==> flow/design.v <==
module clock_converter(board_clk, rst, clk, ce);
input board_clk, rst;
output reg clk;
output ce;
reg a;
always@(posedge board_clk or posedge rst)
	begin
		if (rst)
			begin
				a <= 1'b0;
				clk <= 1'b0;
			end
		else
			begin
				a <= ~a;
				clk <= a;
			end
	end
assign ce = a;
endmodule
module VGA_Controller(board_clk, rst, ce, xCount, yCount, ScreenArea, hsync, vsync, blank_n);
input board_clk, rst, ce;
output reg [9:0]xCount, yCount; 
output reg ScreenArea;  
output hsync, vsync, blank_n;
reg p_hSync, p_vSync; 
localparam [9:0] porchHF = 10'd640;  
localparam [9:0] syncH = 10'd655; 
localparam [9:0] porchHB = 10'd747;  
localparam [9:0] maxH = 10'd793;  
localparam [9:0] porchVF = 10'd480;  
localparam [9:0] syncV = 10'd490;  
localparam [9:0] porchVB = 10'd492;  
localparam [9:0] maxV = 10'd525;  
always@(posedge board_clk or posedge rst)
	begin
		if (rst)
			xCount <= 10'd0;
		else if (ce)
			begin
				if(xCount == maxH)
					xCount <= 10'd0;
				else
					xCount <= xCount + 10'd1;
			end
	end
always@(posedge board_clk or posedge rst)
	begin
		if (rst)
			yCount <= 10'd0;
		else if (ce)
			begin
				if(xCount == maxH)
					begin
						if(yCount == maxV)
							yCount <= 10'd0;
						else
							yCount <= yCount + 10'd1;
					end
			end
	end
always@(posedge board_clk or posedge rst)  
	begin
		if (rst)
			ScreenArea <= 1'b0;
		else if (ce)
			ScreenArea <= ((xCount < porchHF) && (yCount < porchVF)); 
	end
always@(posedge board_clk or posedge rst)  
	begin
		if (rst)
			begin
				p_hSync <= 1'b0;
				p_vSync <= 1'b0;
			end
		else if (ce)
			begin
				p_hSync <= ((xCount >= syncH) && (xCount < porchHB)); 
				p_vSync <= ((yCount >= syncV) && (yCount < porchVB)); 
			end
	end
assign vsync = ~p_vSync; 
assign hsync = ~p_hSync;
assign blank_n = ScreenArea;
endmodule
module blocks(board_clk, rst, ce, xCount, yCount, block);
input board_clk, rst, ce;
input [9:0]xCount;
input [9:0]yCount;
output reg [15:0]block;
localparam [9:0] COL0 = 10'd50, COL1 = 10'd175, COL2 = 10'd300, COL3 = 10'd425;
localparam [9:0] ROW0 = 10'd50, ROW1 = 10'd150, ROW2 = 10'd250, ROW3 = 10'd350;
always@(posedge board_clk or posedge rst) 
	begin
		if (rst)
			block <= 16'd0;
		else if (ce)
			begin
				block[0] <= (xCount > COL0 && xCount < (COL0 + 10'd125)) && (yCount > ROW0 && yCount < (ROW0 + 10'd100));
				block[1] <= (xCount > COL1 && xCount < (COL1 + 10'd125)) && (yCount > ROW0 && yCount < (ROW0 + 10'd100));
				block[2] <= (xCount > COL2 && xCount < (COL2 + 10'd125)) && (yCount > ROW0 && yCount < (ROW0 + 10'd100));
				block[3] <= (xCount > COL3 && xCount < (COL3 + 10'd125)) && (yCount > ROW0 && yCount < (ROW0 + 10'd100));
				block[4] <= (xCount > COL0 && xCount < (COL0 + 10'd125)) && (yCount > ROW1 && yCount < (ROW1 + 10'd100));
				block[5] <= (xCount > COL1 && xCount < (COL1 + 10'd125)) && (yCount > ROW1 && yCount < (ROW1 + 10'd100));
				block[6] <= (xCount > COL2 && xCount < (COL2 + 10'd125)) && (yCount > ROW1 && yCount < (ROW1 + 10'd100));
				block[7] <= (xCount > COL3 && xCount < (COL3 + 10'd125)) && (yCount > ROW1 && yCount < (ROW1 + 10'd100));
				block[8] <= (xCount > COL0 && xCount < (COL0 + 10'd125)) && (yCount > ROW2 && yCount < (ROW2 + 10'd100));
				block[9] <= (xCount > COL1 && xCount < (COL1 + 10'd125)) && (yCount > ROW2 && yCount < (ROW2 + 10'd100));
				block[10] <= (xCount > COL2 && xCount < (COL2 + 10'd125)) && (yCount > ROW2 && yCount < (ROW2 + 10'd100));
				block[11] <= (xCount > COL3 && xCount < (COL3 + 10'd125)) && (yCount > ROW2 && yCount < (ROW2 + 10'd100));
				block[12] <= (xCount > COL0 && xCount < (COL0 + 10'd125)) && (yCount > ROW3 && yCount < (ROW3 + 10'd100));
				block[13] <= (xCount > COL1 && xCount < (COL1 + 10'd125)) && (yCount > ROW3 && yCount < (ROW3 + 10'd100));
				block[14] <= (xCount > COL2 && xCount < (COL2 + 10'd125)) && (yCount > ROW3 && yCount < (ROW3 + 10'd100));
				block[15] <= (xCount > COL3 && xCount < (COL3 + 10'd125)) && (yCount > ROW3 && yCount < (ROW3 + 10'd100));
			end
	end
endmodule
module Runner2048 (board_clk, VGA_R, VGA_G, VGA_B, hsync, vsync, clk, blank_n, rst, inputnums);
input board_clk, rst; 
input [3:0] inputnums; 
output hsync, vsync, clk, blank_n;
wire ce;  
clock_converter clocks(board_clk, rst, clk, ce);  
wire [9:0] xCount; 
wire [9:0] yCount;
wire ScreenArea;
VGA_Controller VGA(board_clk, rst, ce, xCount, yCount, ScreenArea, hsync, vsync, blank_n);
output reg [7:0]VGA_R, VGA_G, VGA_B;
reg R;
reg G;
reg B;
reg Rn, Gn, Bn;  
wire game_over;
wire win;
wire game_over_text = 1'b0;  
wire win_text = 1'b0;  
reg [11:0] row0[3:0];
reg [11:0] row1[3:0];
reg [11:0] row2[3:0];
reg [11:0] row3[3:0];
assign game_over = ((row0[0] !== row0[1]) && (row0[0] !== row1[0]) && (row0[1] !== row1[1]) && (row0[1] !== row0[2]) &&(row0[2] !== row1[2]) &&
	(row0[2] !== row0[3]) && (row0[3] !== row1[3]) && (row1[0] !== row1[1]) && (row1[0] !== row2[0]) && (row1[1] !== row2[1]) && 
	(row1[1] !== row1[2]) && (row1[2] !== row1[3]) && (row1[2] !== row2[2]) && (row1[3] !== row2[3]) && (row2[0] !== row2[1]) && 
	(row2[0] !== row3[0]) && (row2[1] !== row2[2]) && (row2[1] !== row3[1]) && (row2[2] !== row3[2]) && (row2[2] !== row2[3]) && 
	(row2[3] !== row3[3]) && (row3[0] !== row3[1]) && (row3[1] !== row3[2]) && (row3[2] !== row3[3])&&(row0[0] !== 0)&&
	(row0[1] !== 0)&&(row0[2] !== 0)&&(row0[3] !== 0)&&(row1[0] !== 0)&&(row1[1] !== 0)
	&&(row1[2] !== 0)&&(row1[3] !== 0)&&(row2[0] !== 0)&&(row2[1] !== 0)&&(row2[2] !== 0)
	&&(row2[3] !== 0)&&(row3[0] !== 0)&&(row3[1] !== 0)&&(row3[2] !== 0)&&(row3[3] !== 0));
assign win = ((row0[0] == 256) || (row0[1] == 256) || (row0[2] == 256) || (row0[3] == 256) || (row1[0] == 256) || (row1[1] == 256) || (row1[2] == 256) || (row1[3] == 256) || 
(row2[0] == 256) || (row2[1] == 256) || (row2[2] == 256) || (row2[3] == 256) || (row3[0] == 256) || (row3[1] == 256) || (row3[2] == 256) || (row3[3] == 256));
wire [15:0] squares1;
blocks bloc(board_clk, rst, ce, xCount,yCount,squares1);
reg [15:0]squares;
integer i;
integer a;
always @(posedge board_clk or posedge rst)
	begin
		if (rst)
			squares <= 16'd0;
		else if (ce)
			squares <= squares1;
	end
always @(*)
	begin
		if (game_over == 1'b0)
			begin
				if (win == 1'b0)
					begin
						Rn = 1'b0;
						Gn = 1'b0;
						Bn = 1'b0;
						for (i = 0; i < 4; i = i + 1) begin
							if(row0[i] == 0) begin
								Rn = Rn || squares[i];
								Gn = Gn || squares[i];
								Bn = Bn || squares[i];
							end
							else if(row0[i] == 2) begin
								Rn = Rn || squares[i];
							end
							else if(row0[i] == 4) begin
								Bn = Bn || squares[i];
							end
							else if(row0[i] == 8) begin
								Gn = Gn || squares[i];
							end
							else if(row0[i] == 16) begin
								Rn = Rn || squares[i];
								Bn = Bn || squares[i];
							end
							else if(row0[i] == 32) begin
								Rn = Rn || squares[i];
								Gn = Gn || squares[i];
							end
							else if(row0[i] == 64) begin
								Bn = Bn || squares[i];
								Gn = Gn || squares[i];
							end
							else if(row0[i] == 128) begin
								Bn = Bn;
								Gn = Gn;
								Rn = Rn;
							end
						end   
						i = 0;
						for (i = 0; i < 4; i = i + 1) begin
							if(row1[i] == 0) begin
								Rn = Rn || squares[i + 4];
								Gn = Gn || squares[i + 4];
								Bn = Bn || squares[i + 4];
							end
							else if(row1[i] == 2) begin
								Rn = Rn || squares[i + 4];
							end
							else if(row1[i] == 4) begin
								Bn = Bn || squares[i + 4];
							end
							else if(row1[i] == 8) begin
								Gn = Gn || squares[i + 4];
							end
							else if(row1[i] == 16) begin
								Rn = Rn || squares[i + 4];
								Bn = Bn || squares[i + 4];
							end
							else if(row1[i] == 32) begin
								Rn = Rn || squares[i + 4];
								Gn = Gn || squares[i + 4];
							end
							else if(row1[i] == 64) begin
								Bn = Bn || squares[i + 4];
								Gn = Gn || squares[i + 4];
							end
							else if(row1[i] == 128) begin
								Bn = Bn;
								Gn = Gn;
								Rn = Rn;
							end
						end   
						for (i = 0; i < 4; i = i + 1) begin
							if(row2[i] == 0) begin
								Rn = Rn || squares[i + 8];
								Gn = Gn || squares[i + 8];
								Bn = Bn || squares[i + 8];
							end
							else if(row2[i] == 2) begin
								Rn = Rn || squares[i + 8];
							end
							else if(row2[i] == 4) begin
								Bn = Bn || squares[i + 8];
							end
							else if(row2[i] == 8) begin
								Gn = Gn || squares[i + 8];
							end
							else if(row2[i] == 16) begin
								Rn = Rn || squares[i + 8];
								Bn = Bn || squares[i + 8];
							end
							else if(row2[i] == 32) begin
								Rn = Rn || squares[i + 8];
								Gn = Gn || squares[i + 8];
							end
							else if(row2[i] == 64) begin
								Bn = Bn || squares[i + 8];
								Gn = Gn || squares[i + 8];
							end
							else if(row2[i] == 128) begin
								Bn = Bn;
								Gn = Gn;
								Rn = Rn;
							end
						end   
						for (i = 0; i < 4; i = i + 1) begin
							if(row3[i] == 0) begin
								Rn = Rn || squares[i + 12];
								Gn = Gn || squares[i + 12];
								Bn = Bn || squares[i + 12];
							end
							else if(row3[i] == 2) begin
								Rn = Rn || squares[i + 12];
							end
							else if(row3[i] == 4) begin
								Bn = Bn || squares[i + 12];
							end
							else if(row3[i] == 8) begin
								Gn = Gn || squares[i + 12];
							end
							else if(row3[i] == 16) begin
								Rn = Rn || squares[i + 12];
								Bn = Bn || squares[i + 12];
							end
							else if(row3[i] == 32) begin
								Rn = Rn || squares[i + 12];
								Gn = Gn || squares[i + 12];
							end
							else if(row3[i] == 64) begin
								Bn = Bn || squares[i + 12];
								Gn = Gn || squares[i + 12];
							end
							else if(row3[i] == 128) begin
								Bn = Bn;
								Gn = Gn;
								Rn = Rn;
							end
						end   
					end
				else
					begin
						Rn = 1'b0;
						Gn = ScreenArea & !win_text;
						Bn = 1'b0;
					end
			end
		else
			begin
				Rn = ScreenArea & !game_over_text;
				Gn = 1'b0;
				Bn = 1'b0;
			end
	end
always @(posedge board_clk or posedge rst)
	begin
		if (rst)
			begin
				R <= 1'b0;
				G <= 1'b0;
				B <= 1'b0;
			end
		else if (ce)
			begin
				R <= Rn;
				G <= Gn;
				B <= Bn;
			end
	end
reg [2:0] state;
reg [3:0] NS;
reg [3:0] inputnumbers;
reg ran;  
reg terminate;  
reg terminate_q;  
parameter START = 3'b000,
          MOVEUP = 3'b001,
          MOVEDOWN = 3'b010,
          MOVELEFT = 3'b011,
          MOVERIGHT = 3'b100,
			 REVERSETRANSLATE = 3'b101,
			 CHECK = 3'b111; 
reg [11:0] vert0[3:0];
reg [11:0] vert1[3:0];
reg [11:0] vert2[3:0];
reg [11:0] vert3[3:0];
always @ (posedge board_clk, posedge rst) 
	begin 
	if(rst)  begin 
	row0[0] <= 12'd0; 
	row0[1] <= 12'd0; 
	row0[2] <= 12'd0; 
	row0[3] <= 12'd0; 
	row1[0] <= 12'd0; 
	row1[1] <= 12'd0; 
	row1[2] <= 12'd0; 
	row1[3] <= 12'd0; 
	row2[0] <= 12'd0; 
	row2[1] <= 12'd0; 
	row2[2] <= 12'd0; 
	row2[3] <= 12'd0; 
	row3[0] <= 12'd0; 
	row3[1] <= 12'd0; 
	row3[2] <= 12'd0; 
	row3[3] <= 12'd0; 
	ran = 0;
	terminate = 0;
	terminate_q <= 1'b0;
	NS <= START;
 vert0[0] <= 12'd0;  
			  vert0[1] <= 12'd0; 
			  vert0[2] <= 12'd0; 
			  vert0[3] <= 12'd0; 
			  vert1[0] <= 12'd0; 
			  vert1[1] <= 12'd0; 
			  vert1[2] <= 12'd0; 
			  vert1[3] <= 12'd0; 
			  vert2[0] <= 12'd0; 
			  vert2[1] <= 12'd0; 
			  vert2[2] <= 12'd0; 
			  vert2[3] <= 12'd0; 
			  vert3[0] <= 12'd0; 
			  vert3[1] <= 12'd0; 
			  vert3[2] <= 12'd0; 
			  vert3[3] <= 12'd0; 
	end 
	else begin 
	ran = 0;
	terminate = terminate_q;
	case (state) 
		START: begin 
			case(inputnums)
				4'b0111: begin 
					NS <= MOVEUP;
					end 
				4'b1011: begin 
					NS <= MOVEDOWN;
					end 
				4'b1101: begin 
					NS <= MOVELEFT;
					end 
				4'b1110: begin 
				   NS <= MOVERIGHT;
					end 
				default: begin 
				    vert0[0] <= row0[0]; 
			  vert0[1] <= row1[0];
			  vert0[2] <= row2[0];
			  vert0[3] <= row3[0];
			  vert1[0] <= row0[1];
			  vert1[1] <= row1[1];
			  vert1[2] <= row2[1];
			  vert1[3] <= row3[1];
			  vert2[0] <= row0[2];
			  vert2[1] <= row1[2];
			  vert2[2] <= row2[2];
			  vert2[3] <= row3[2];
			  vert3[0] <= row0[3];
			  vert3[1] <= row1[3];
			  vert3[2] <= row2[3];
			  vert3[3] <= row3[3];
					ran = 0;
					NS <= START; 
					terminate = 0;
					end 
				endcase
		   end 
		REVERSETRANSLATE: begin 
			row0[0] <= vert0[0];
			row0[1] <= vert1[0]; 
			row0[2] <= vert2[0]; 
			row0[3] <= vert3[0]; 
			row1[0] <= vert0[1];
			row1[1] <= vert1[1]; 
			row1[2] <= vert2[1]; 
			row1[3] <= vert3[1]; 
			row2[0] <= vert0[2]; 
			row2[1] <= vert1[2]; 
			row2[2] <= vert2[2]; 
			row2[3] <= vert3[2]; 
			row3[0] <= vert0[3]; 
			row3[1] <= vert1[3]; 
			row3[2] <= vert2[3]; 
			row3[3] <= vert3[3]; 
			 terminate = 0;
			NS <= CHECK; 
		end 
		MOVEUP: begin 
						for (a = 0; a < 3; a = a + 1) begin
						  if (((vert0[a] == 12'd0) || (vert0[a] == vert0[a + 1]))&&!(vert0[a] + vert0[a+1] == 12'd0)&&!(terminate)) begin
							 vert0[a] <= vert0[a] + vert0[a + 1];
							 vert0[a + 1] <= 12'd0;
							 ran = 1;
							 terminate  = 1;
						  end
						  end 
						for (a = 0; a < 3; a = a + 1) begin
						  if (((vert1[a] == 12'd0) || (vert1[a] == vert1[a + 1]))&&!(vert1[a] + vert1[a+1] == 12'd0)&&!(terminate) ) begin
							 vert1[a] <= vert1[a] + vert1[a + 1];
							 vert1[a + 1] <= 12'd0;
							 ran = 1;
							 terminate = 1;
						  end
						 end 
						 for (a = 0; a < 3; a = a + 1) begin
						  if (((vert2[a] == 12'd0) || (vert2[a] == vert2[a + 1]))&&!(vert2[a] + vert2[a+1] == 12'd0)&&!(terminate) ) begin
							 vert2[a] <= vert2[a] + vert2[a + 1];
							 vert2[a + 1] <= 12'd0;
							 ran = 1;
							 terminate = 1;
						  end
						 end 
						 for (a = 0; a < 3; a = a + 1) begin
						  if (((vert3[a] == 12'd0) || (vert3[a] == vert3[a + 1]))&&!(vert3[a] + vert3[a+1] == 12'd0)&&!(terminate)) begin
							 vert3[a] <= vert3[a] + vert3[a + 1];
							 vert3[a + 1] <= 12'd0;
							 ran = 1;
							 terminate = 1;
						  end
						 end 
						if(ran == 1) begin 
						 NS <= MOVEUP; 
						 ran = 0;
						 terminate = 0;
						 end 
						 else begin 
						  terminate = 0;
						 NS <= REVERSETRANSLATE;
						end 
		end 
		MOVEDOWN: begin 
		   for (a = 3; a > 0; a = a - 1) begin
			 if (((vert0[a] == 12'd0) || (vert0[a] == vert0[a - 1])) && !(vert0[a] + vert0[a - 1] == 12'd0) && !(terminate)) begin
				vert0[a] <= vert0[a] + vert0[a - 1];
				vert0[a - 1] <= 12'd0;
				ran = 1;
				terminate = 1;
			 end
		  end
		  for (a = 3; a > 0; a = a - 1) begin
			 if (((vert1[a] == 12'd0) || (vert1[a] == vert1[a - 1])) && !(vert1[a] + vert1[a - 1] == 12'd0) && !(terminate)) begin
				vert1[a] <= vert1[a] + vert1[a - 1];
				vert1[a - 1] <= 12'd0;
				ran = 1;
				terminate = 1;
			 end
		  end
		  for (a = 3; a > 0; a = a - 1) begin
			 if (((vert2[a] == 12'd0) || (vert2[a] == vert2[a - 1])) && !(vert2[a] + vert2[a - 1] == 12'd0) && !(terminate)) begin
				vert2[a] <= vert2[a] + vert2[a - 1];
				vert2[a - 1] <= 12'd0;
				ran = 1;
				terminate = 1;
			 end
		  end
		  for (a = 3; a > 0; a = a - 1) begin
			 if (((vert3[a] == 12'd0) || (vert3[a] == vert3[a - 1])) && !(vert3[a] + vert3[a - 1] == 12'd0) && !(terminate)) begin
				vert3[a] <= vert3[a] + vert3[a - 1];
				vert3[a - 1] <= 12'd0;
				ran = 1;
				terminate = 1;
			 end
		  end
		  if(ran == 1) begin 
			 NS <= MOVEDOWN;
			 ran = 0;
			 terminate = 0;
		  end else begin
			 NS <= REVERSETRANSLATE;
			 terminate = 0;
		  end
		end
		MOVELEFT: begin
						for (a = 0; a < 3; a = a + 1) begin
						  if (((row0[a] == 12'd0) || (row0[a] == row0[a + 1]))&&!(row0[a] + row0[a+1] == 12'd0)&&!(terminate)) begin
							 row0[a] <= row0[a] + row0[a + 1];
							 row0[a + 1] <= 12'd0;
							 ran = 1;
							 terminate  = 1;
						  end
						  end 
						for (a = 0; a < 3; a = a + 1) begin
						  if (((row1[a] == 12'd0) || (row1[a] == row1[a + 1]))&&!(row1[a] + row1[a+1] == 12'd0)&&!(terminate) ) begin
							 row1[a] <= row1[a] + row1[a + 1];
							 row1[a + 1] <= 12'd0;
							 ran = 1;
							 terminate = 1;
						  end
						 end 
						 for (a = 0; a < 3; a = a + 1) begin
						  if (((row2[a] == 12'd0) || (row2[a] == row2[a + 1]))&&!(row2[a] + row2[a+1] == 12'd0)&&!(terminate) ) begin
							 row2[a] <= row2[a] + row2[a + 1];
							 row2[a + 1] <= 12'd0;
							 ran = 1;
							 terminate = 1;
						  end
						 end 
						 for (a = 0; a < 3; a = a + 1) begin
						  if (((row3[a] == 12'd0) || (row3[a] == row3[a + 1]))&&!(row3[a] + row3[a+1] == 12'd0)&&!(terminate)) begin
							 row3[a] <= row3[a] + row3[a + 1];
							 row3[a + 1] <= 12'd0;
							 ran = 1;
							 terminate = 1;
						  end
						 end 
						if(ran == 1) begin 
						 NS <= MOVELEFT; 
						 ran = 0;
						 terminate = 0;
						 end 
						 else begin 
						  terminate = 0;
						 NS <= CHECK;
						end 
		end
		MOVERIGHT: begin
		  for (a = 3; a > 0; a = a - 1) begin
			 if (((row0[a] == 12'd0) || (row0[a] == row0[a - 1])) && !(row0[a] + row0[a - 1] == 12'd0) && !(terminate)) begin
				row0[a] <= row0[a] + row0[a - 1];
				row0[a - 1] <= 12'd0;
				ran = 1;
				terminate = 1;
			 end
		  end
		  for (a = 3; a > 0; a = a - 1) begin
			 if (((row1[a] == 12'd0) || (row1[a] == row1[a - 1])) && !(row1[a] + row1[a - 1] == 12'd0) && !(terminate)) begin
				row1[a] <= row1[a] + row1[a - 1];
				row1[a - 1] <= 12'd0;
				ran = 1;
				terminate = 1;
			 end
		  end
		  for (a = 3; a > 0; a = a - 1) begin
			 if (((row2[a] == 12'd0) || (row2[a] == row2[a - 1])) && !(row2[a] + row2[a - 1] == 12'd0) && !(terminate)) begin
				row2[a] <= row2[a] + row2[a - 1];
				row2[a - 1] <= 12'd0;
				ran = 1;
				terminate = 1;
			 end
		  end
		  for (a = 3; a > 0; a = a - 1) begin
			 if (((row3[a] == 12'd0) || (row3[a] == row3[a - 1])) && !(row3[a] + row3[a - 1] == 12'd0) && !(terminate)) begin
				row3[a] <= row3[a] + row3[a - 1];
				row3[a - 1] <= 12'd0;
				ran = 1;
				terminate = 1;
			 end
		  end
		  if(ran == 1) begin 
			 NS <= MOVERIGHT;
			 ran = 0;
			 terminate = 0;
		  end else begin
			 NS <= CHECK;
			 terminate = 0;
		  end
		end
		CHECK: begin
		if( inputnums == 4'b1111) begin 
			if(row0[0] == 0 || row0[1] == 0 || row0[2] == 0 || row0[3] == 0) begin
				for (a = 0; a < 4; a = a + 1) begin
						  if ((row0[a] == 0) && !(terminate)) begin
							row0[a] <= 12'd2;;
							terminate = 1;
						  end
				 end 
				 NS <= START; 
			end 
			else if(row1[0] == 0 || row1[1] == 0 || row1[2] == 0 || row1[3] == 0) begin
				for (a = 0; a < 4; a = a + 1) begin
						  if ((row1[a] == 0) && !(terminate)) begin
							row1[a] <= 12'd2;;
							terminate = 1;
						  end
				 end 
				 NS <= START; 
			end 
			else if(row2[0] == 0 || row2[1] == 0 || row2[2] == 0 || row2[3] == 0) begin
				for (a = 0; a < 4; a = a + 1) begin
						  if ((row2[a] == 0) && !(terminate)) begin
							row2[a] <= 12'd2;;
							terminate = 1;
						  end
				 end 
				 NS <= START; 
			end 
			else if(row3[0] == 0 || row3[1] == 0 || row3[2] == 0 || row3[3] == 0) begin
				for (a = 0; a < 4; a = a + 1) begin
						  if ((row3[a] == 0) && !(terminate)) begin
							row3[a] <= 12'd2;
							terminate = 1;
						  end
				 end
				NS <= START; 
			end 
			else begin 
			NS <= START;
		end 
		end 
		else 
		begin 
		NS<= CHECK;
		end
		end
	endcase 
	terminate_q <= terminate;
	end 
	end 
always @ (posedge board_clk, posedge rst) 
	begin 
	if(rst)  begin 
	state <= START;
	end 
	else begin 
	state <= NS; 
	end 
	end 
always @ (posedge board_clk or posedge rst)
	begin
		if (rst)
			begin
				VGA_R <= 8'd0;
				VGA_G <= 8'd0;
				VGA_B <= 8'd0;
			end
		else if (ce)
			begin
				VGA_R <= {8{R}};
				VGA_G <= {8{G}};
				VGA_B <= {8{B}};
			end
	end 
endmodule
Reports on Runner2048
What the tools print for Runner2048, step after step.
Lines are those of the file above, counted from 1.
Cell names lack the library's common part.
A cell with -- has no value.

set-up
  design top = Runner2048
  clock = board_clk
  cell library = sky130hd
  library corner = tt_025C_1v80

Word level
Source: Yosys, flattened and elaborated. Widths are those after wreduce. Registers that Yosys merges into a memory's read port (data or address) are not register bits. Print and check cells do not count.

bit counts
  flip-flop bits (word level) = 454
  bits of input ports = 6
  output and inout port bits = 28
  word-level cells = 1752

operators by class
  add/subtract/negate cells = 26
  $lt $le $gt $ge = 22
  equality and inequality tests = 303
  multiplexer cells = 857
  bitwise operators = 3
  reduce/logical cells = 476

operators with widths
  kind                                           number
  two-way mux 12 bit                             184
  case mux 12 bit (select 4 bit)                 16
  zero test 12 bit                               56
  two-way mux 1 bit                              631
  equality test 12 bit                           48
  case mux 12 bit (select 3 bit)                 16
  adder 12 bit                                   24
  !== test 12 bit                                24
  !== test 12 x 1 -> 1 bit with constant B       16
  equality test 12 x 2 -> 1 bit with constant B  16
  equality test 12 x 3 -> 1 bit with constant B  16
  equality test 12 x 4 -> 1 bit with constant B  16
  equality test 12 x 5 -> 1 bit with constant B  16
  equality test 12 x 6 -> 1 bit with constant B  16
  equality test 12 x 7 -> 1 bit with constant B  16
  equality test 12 x 9 -> 1 bit with constant B  16
  logical AND 1 bit                              178
  logical OR 1 bit                               120
  != test 2 bit with constant B                  57
  != test 3 bit with constant B                  32
  zero test 1 bit                                81
  AND reduction 4 bit                            17
  < comparator 10 x 9 -> 1 bit with constant B   6
  AND reduction 9 bit                            4
  AND reduction 8 bit                            4
  < comparator 10 bit with constant B            3
  > comparator 10 x 8 -> 1 bit with constant B   3
  < comparator 10 x 8 -> 1 bit with constant B   3

Not listed: further kinds 28, cells in them 52.

Logic depth
Depth = most cells in a row (Yosys ltp): at word level without a register or memory, in the mapped netlist without a sequential cell, where the memories' decode and read muxes count.

logic depth
  depth in word-level cells = 191
  ABC_AREA = 0
  mapped depth = 15
  depth with buffers taken out = 13

Synthesis result
The flow's flattened synthesis, as Yosys stat reports it; memories are mapped. The netlist is that of the ABC_AREA named above (0 if unset); the other value can give another one.

synthesis totals
  cells in the netlist = 5127
  chip area (Yosys) = 0.043787 mm²
  sequential part of the area = 0.0113609 mm²
  flip-flops = 454
  buffer cells = 319

cell types
  cell      number  total area (µm²)
  dfrtp_1   454     1.14E+04
  mux2_2    326     3.67E+03
  ha_1      271     3.39E+03
  xnor2_1   199     1.74E+03
  o21ai_0   335     1.68E+03
  xor2_1    181     1585.27
  nand2_1   374     1.4E+03
  a21oi_1   268     1.34E+03
  nor4_1    191     1.19E+03
  nor2_1    272     1.02E+03
  clkbuf_1  265     994.704
  nor3_1    158     790.758
  inv_1     197     739.459
  a22oi_1   93      698.17
  a21o_1    92      690.662
  nand3_1   129     645.619
  a22o_1    70      613.088
  a211oi_1  69      517.997

Other cell types: 85; their cells: 1183.
The figures by module come from a second, unflattened synthesis with its own total; it is not the netlist above.

second synthesis, totals
  cells (unflattened synthesis) = 5119
  area (unflattened synthesis) = 0.0435856 mm²

Each row is one instance without its submodules.

modules
  module           instances  cells  area (mm²)  seq. area (mm²)
  Runner2048       1          4890   0.0413046   0.0103349
  VGA_Controller   1          120    0.0011986   0.0005756
  blocks           1          105    0.0010247   0.0004004
  clock_converter  1          4      0.0000576   0.00005

Worst setup path after synthesis
OpenSTA on the mapped netlist: ideal clock, no wires. The path of least setup slack (recovery checks aside). Input and output delay are each 20% of the period. Register names are those of the netlist, which keeps one name where synthesis merged equal registers.

timing after synthesis
  kind = input to register
  from = input inputnums[1]
  to = register vert1[0][0]
  clock period = 20.0 ns
  input delay = 4.000 ns
  library setup time = 0.125 ns
  time at the first pin = 4.000 ns
  arrival = 6.073 ns
  data required time = 19.875 ns
  slack = 13.802 ns
  delay of the path = 2.198 ns
  driving pins on the path = 10
  buffers on the path = 3
  synthesis period reached = 6.198 ns

"delay of the path" is the arrival time less input delay plus setup time.
"driving pins on the path" counts driving pins, that of a launching flip-flop among them; a cell with two outputs on the path counts twice.
"synthesis period reached" is the clock period less the worst setup slack; recovery checks do not enter. This is arithmetic on one report: input and output delays are still those of the set period (20% each).
Between the ends stands the longest chain of elaborated cells between them, by number of cells; it is not shown to be the way that was timed. Of several equally long chains one is given.
A line is the first line of the expression or statement that the cell stems from. Yosys adds cells for indexed reads and writes and turns some case tables into memories.
A register here has more assigning lines than the two given.

on the way, after synthesis
  cells stage by stage = clkbuf_1 xnor2_1 a21oi_1 a21oi_1 or3_1 and3_1 clkbuf_1 o211ai_1 clkbuf_1 mux2_2
  cells in the longest elaborated chain = 4
  elaborated cells on any way between the ends = 9
  source lines of those cells = 2
  those cells by class = 5 x eq/ne; 2 x mux; 2 x reduce/logical

ends and longest elaborated chain, after synthesis
  item                            RTL line  RTL
  start, declared                 120       input [3:0] inputnums;
  equality test 4 bit             397       case(inputnums)
  OR reduction 4 bit              --
  two-way mux 12 bit              397
  case mux 12 bit (select 3 bit)  395       case (state)
  end, assigned                   415       vert1[0] <= row0[1];
  end, assigned                   464       vert1[a] <= vert1[a] + vert1[a + 1];
  end, declared                   349       reg [11:0] vert1[3:0];

Worst path after layout
From the final timing report of job 1: the path of least setup slack in the routed layout; clock arrival at registers is part of the times.

timing after layout
  kind = register to register
  from = register vert0[2][0]
  to = register vert3[2][10]
  clock period = 10.2 ns
  library setup time = 0.11 ns
  time at the first pin = 0.64 ns
  arrival = 7.16 ns
  data required time = 10.74 ns
  slack = 3.58 ns
  driving pins on the path = 14
  buffers on the path = 0

Between the ends stands the longest chain of elaborated cells between them, by number of cells; it is not shown to be the way that was timed. Of several equally long chains one is given.
A register here has more assigning lines than the two given.

on the way, after layout
  cells stage by stage = dfrtp_1 ha_1 fa_1 a211oi_1 o211ai_1 a41oi_1 xnor2_1 or3_1 o31ai_1 nand3_1 nor3b_1 a21oi_1 a211oi_2 mux2_2
  cells in the longest elaborated chain = 47
  elaborated cells on any way between the ends = 109
  those cells by class = 2 x add/sub; 6 x eq/ne; 45 x mux; 56 x reduce/logical

ends and longest elaborated chain, after layout
  item                            RTL line  RTL
  start, declared                 348       reg [11:0] vert0[3:0];
  start, assigned                 413       vert0[2] <= row2[0];
  start, assigned                 456       vert0[a] <= vert0[a] + vert0[a + 1];
  adder 12 bit                    498       if (((vert0[a] == 12'd0) || (vert0[a] == vert0[a - 1])) && !(vert0[a] + vert0[a - 1] == 12'd0) && !(terminate) ...
  zero test 12 bit                498
  zero test 1 bit                 498
  logical AND 1 bit (2 in a row)  498
  two-way mux 1 bit               498
  two-way mux 1 bit               395       case (state)
  zero test 1 bit                 498
  (+32 left out)                  --
  logical AND 1 bit               522       if (((vert3[a] == 12'd0) || (vert3[a] == vert3[a - 1])) && !(vert3[a] + vert3[a - 1] == 12'd0) && !(terminate) ...
  two-way mux 1 bit               522
  two-way mux 1 bit               395
  zero test 1 bit                 522
  logical AND 1 bit               522
  two-way mux 12 bit              522
  case mux 12 bit (select 3 bit)  395
  end, assigned                   425       vert3[2] <= row2[3];
  end, assigned                   480       vert3[a] <= vert3[a] + vert3[a + 1];
  end, declared                   351       reg [11:0] vert3[3:0];

Subject: Runner2048 on sky130hd, stored results

Hello all,

Stored flow runs of Runner2048 (3 of them; Yosys, OpenROAD, sky130hd). They differ in their settings and are not a sequence. Constraints: input delay and output delay 20% of the set period each, output load 0.01 pF.
By "achieved clock period" is meant the clock period of the run minus its worst setup slack. This is arithmetic on one report: input and output delays are still those of the set period (20% each).
"worst setup path time" = time allowed to the worst setup path (clock period - input delay - output delay, where it has them) - its slack; a late launch clock adds to it, a late capture clock takes from it.
"power" rests on the timing tool's default activity at the inputs, not on a simulated workload.

Job 1
==> flow/run.sh <==
#!/bin/bash
# the make line also repeats the synthesis and layout settings of config.mk as NAME=value (left out here)
make -C /OpenROAD-flow-scripts/flow DESIGN_CONFIG=/design/flow/config.mk WORK_HOME=/design/flow/orfs CLKGATE_MAP_FILE= finish
==> flow/config.mk <==
export PLATFORM = sky130hd
export DESIGN_NAME = Runner2048
export DESIGN_NICKNAME = Runner2048
export VERILOG_FILES = /design/flow/design.v
export SDC_FILE = /design/flow/constraint.sdc
export NUM_CORES = 4
export LEC_CHECK = 0
export CAP_MARGIN = 20
export CORE_ASPECT_RATIO = 0.63
export CORE_MARGIN = 7
export CORE_UTILIZATION = 70
export CTS_CLUSTER_DIAMETER = 256
export MAX_ROUTING_LAYER = met5
export PLACE_DENSITY_LB_ADDON = 0.03
export SETUP_SLACK_MARGIN = -0.31
export SLEW_MARGIN = 20
export TNS_END_PERCENT = 5
==> flow/constraint.sdc <==
create_clock -name core_clock -period 10.2 [get_ports {board_clk}]
set_input_delay 2.0400 -clock core_clock [delete_from_list [all_inputs] [get_ports {board_clk}]]
set_output_delay 2.0400 -clock core_clock [all_outputs]
set_load 0.01 [all_outputs]

==> results of job 1 <==
chip area after synthesis (Yosys): 0.043787 mm²
die area: 0.0699397 mm²
standard-cell area of the final layout: 0.0461568 mm²
worst setup slack after layout: 3.584 ns
total negative slack: 0.000 ns
worst hold slack: 0.387 ns
power: 15220 µW
achieved clock period: 6.616 ns
worst setup path time: 6.62 ns
worst setup path kind: register to register

Job 2
==> flow/run.sh <==
#!/bin/bash
# the make line also repeats the synthesis and layout settings of config.mk as NAME=value (left out here)
make -C /OpenROAD-flow-scripts/flow DESIGN_CONFIG=/design/flow/config.mk WORK_HOME=/design/flow/orfs CLKGATE_MAP_FILE= finish
==> flow/config.mk <==
export PLATFORM = sky130hd
export DESIGN_NAME = Runner2048
export DESIGN_NICKNAME = Runner2048
export VERILOG_FILES = /design/flow/design.v
export SDC_FILE = /design/flow/constraint.sdc
export NUM_CORES = 4
export LEC_CHECK = 0
export CAP_MARGIN = 20
export CELL_PAD_IN_SITES_DETAIL_PLACEMENT = 0
export CORE_MARGIN = 2
export CORE_UTILIZATION = 68
export PLACE_DENSITY_LB_ADDON = 0.28
export SETUP_SLACK_MARGIN = -0.33
export SLEW_MARGIN = 20
export TNS_END_PERCENT = 20
==> flow/constraint.sdc <==
create_clock -name core_clock -period 5.16 [get_ports {board_clk}]
set_input_delay 1.0320 -clock core_clock [delete_from_list [all_inputs] [get_ports {board_clk}]]
set_output_delay 1.0320 -clock core_clock [all_outputs]
set_load 0.01 [all_outputs]

==> results of job 2 <==
chip area after synthesis (Yosys): 0.043787 mm²
die area: 0.0664376 mm²
standard-cell area of the final layout: 0.0483689 mm²
worst setup slack after layout: -0.226 ns
total negative slack: -6.999 ns
worst hold slack: 0.385 ns
power: 31152 µW
achieved clock period: 5.386 ns
worst setup path time: 5.39 ns
worst setup path kind: register to register

Job 3
==> flow/run.sh <==
#!/bin/bash
# the make line also repeats the synthesis and layout settings of config.mk as NAME=value (left out here)
make -C /OpenROAD-flow-scripts/flow DESIGN_CONFIG=/design/flow/config.mk WORK_HOME=/design/flow/orfs CLKGATE_MAP_FILE= finish
==> flow/config.mk <==
export PLATFORM = sky130hd
export DESIGN_NAME = Runner2048
export DESIGN_NICKNAME = Runner2048
export VERILOG_FILES = /design/flow/design.v
export SDC_FILE = /design/flow/constraint.sdc
export NUM_CORES = 4
export LEC_CHECK = 0
export CAP_MARGIN = 20
export CELL_PAD_IN_SITES_DETAIL_PLACEMENT = 0
export CORE_MARGIN = 2
export CORE_UTILIZATION = 31
export CTS_CLUSTER_SIZE = 41
export GPL_TIMING_DRIVEN = 0
export HOLD_SLACK_MARGIN = -0.09
export MAX_ROUTING_LAYER = met4
export PLACE_DENSITY_LB_ADDON = 0.04
export SETUP_SLACK_MARGIN = 1.62
export SLEW_MARGIN = 20
==> flow/constraint.sdc <==
create_clock -name core_clock -period 8.7 [get_ports {board_clk}]
set_input_delay 1.7400 -clock core_clock [delete_from_list [all_inputs] [get_ports {board_clk}]]
set_output_delay 1.7400 -clock core_clock [all_outputs]
set_load 0.01 [all_outputs]

==> results of job 3 <==
chip area after synthesis (Yosys): 0.043787 mm²
die area: 0.144271 mm²
standard-cell area of the final layout: 0.0492823 mm²
worst setup slack after layout: 1.956 ns
total negative slack: 0.000 ns
worst hold slack: 0.383 ns
power: 19088 µW
achieved clock period: 6.744 ns
worst setup path time: 6.74 ns
worst setup path kind: register to register

Thanks
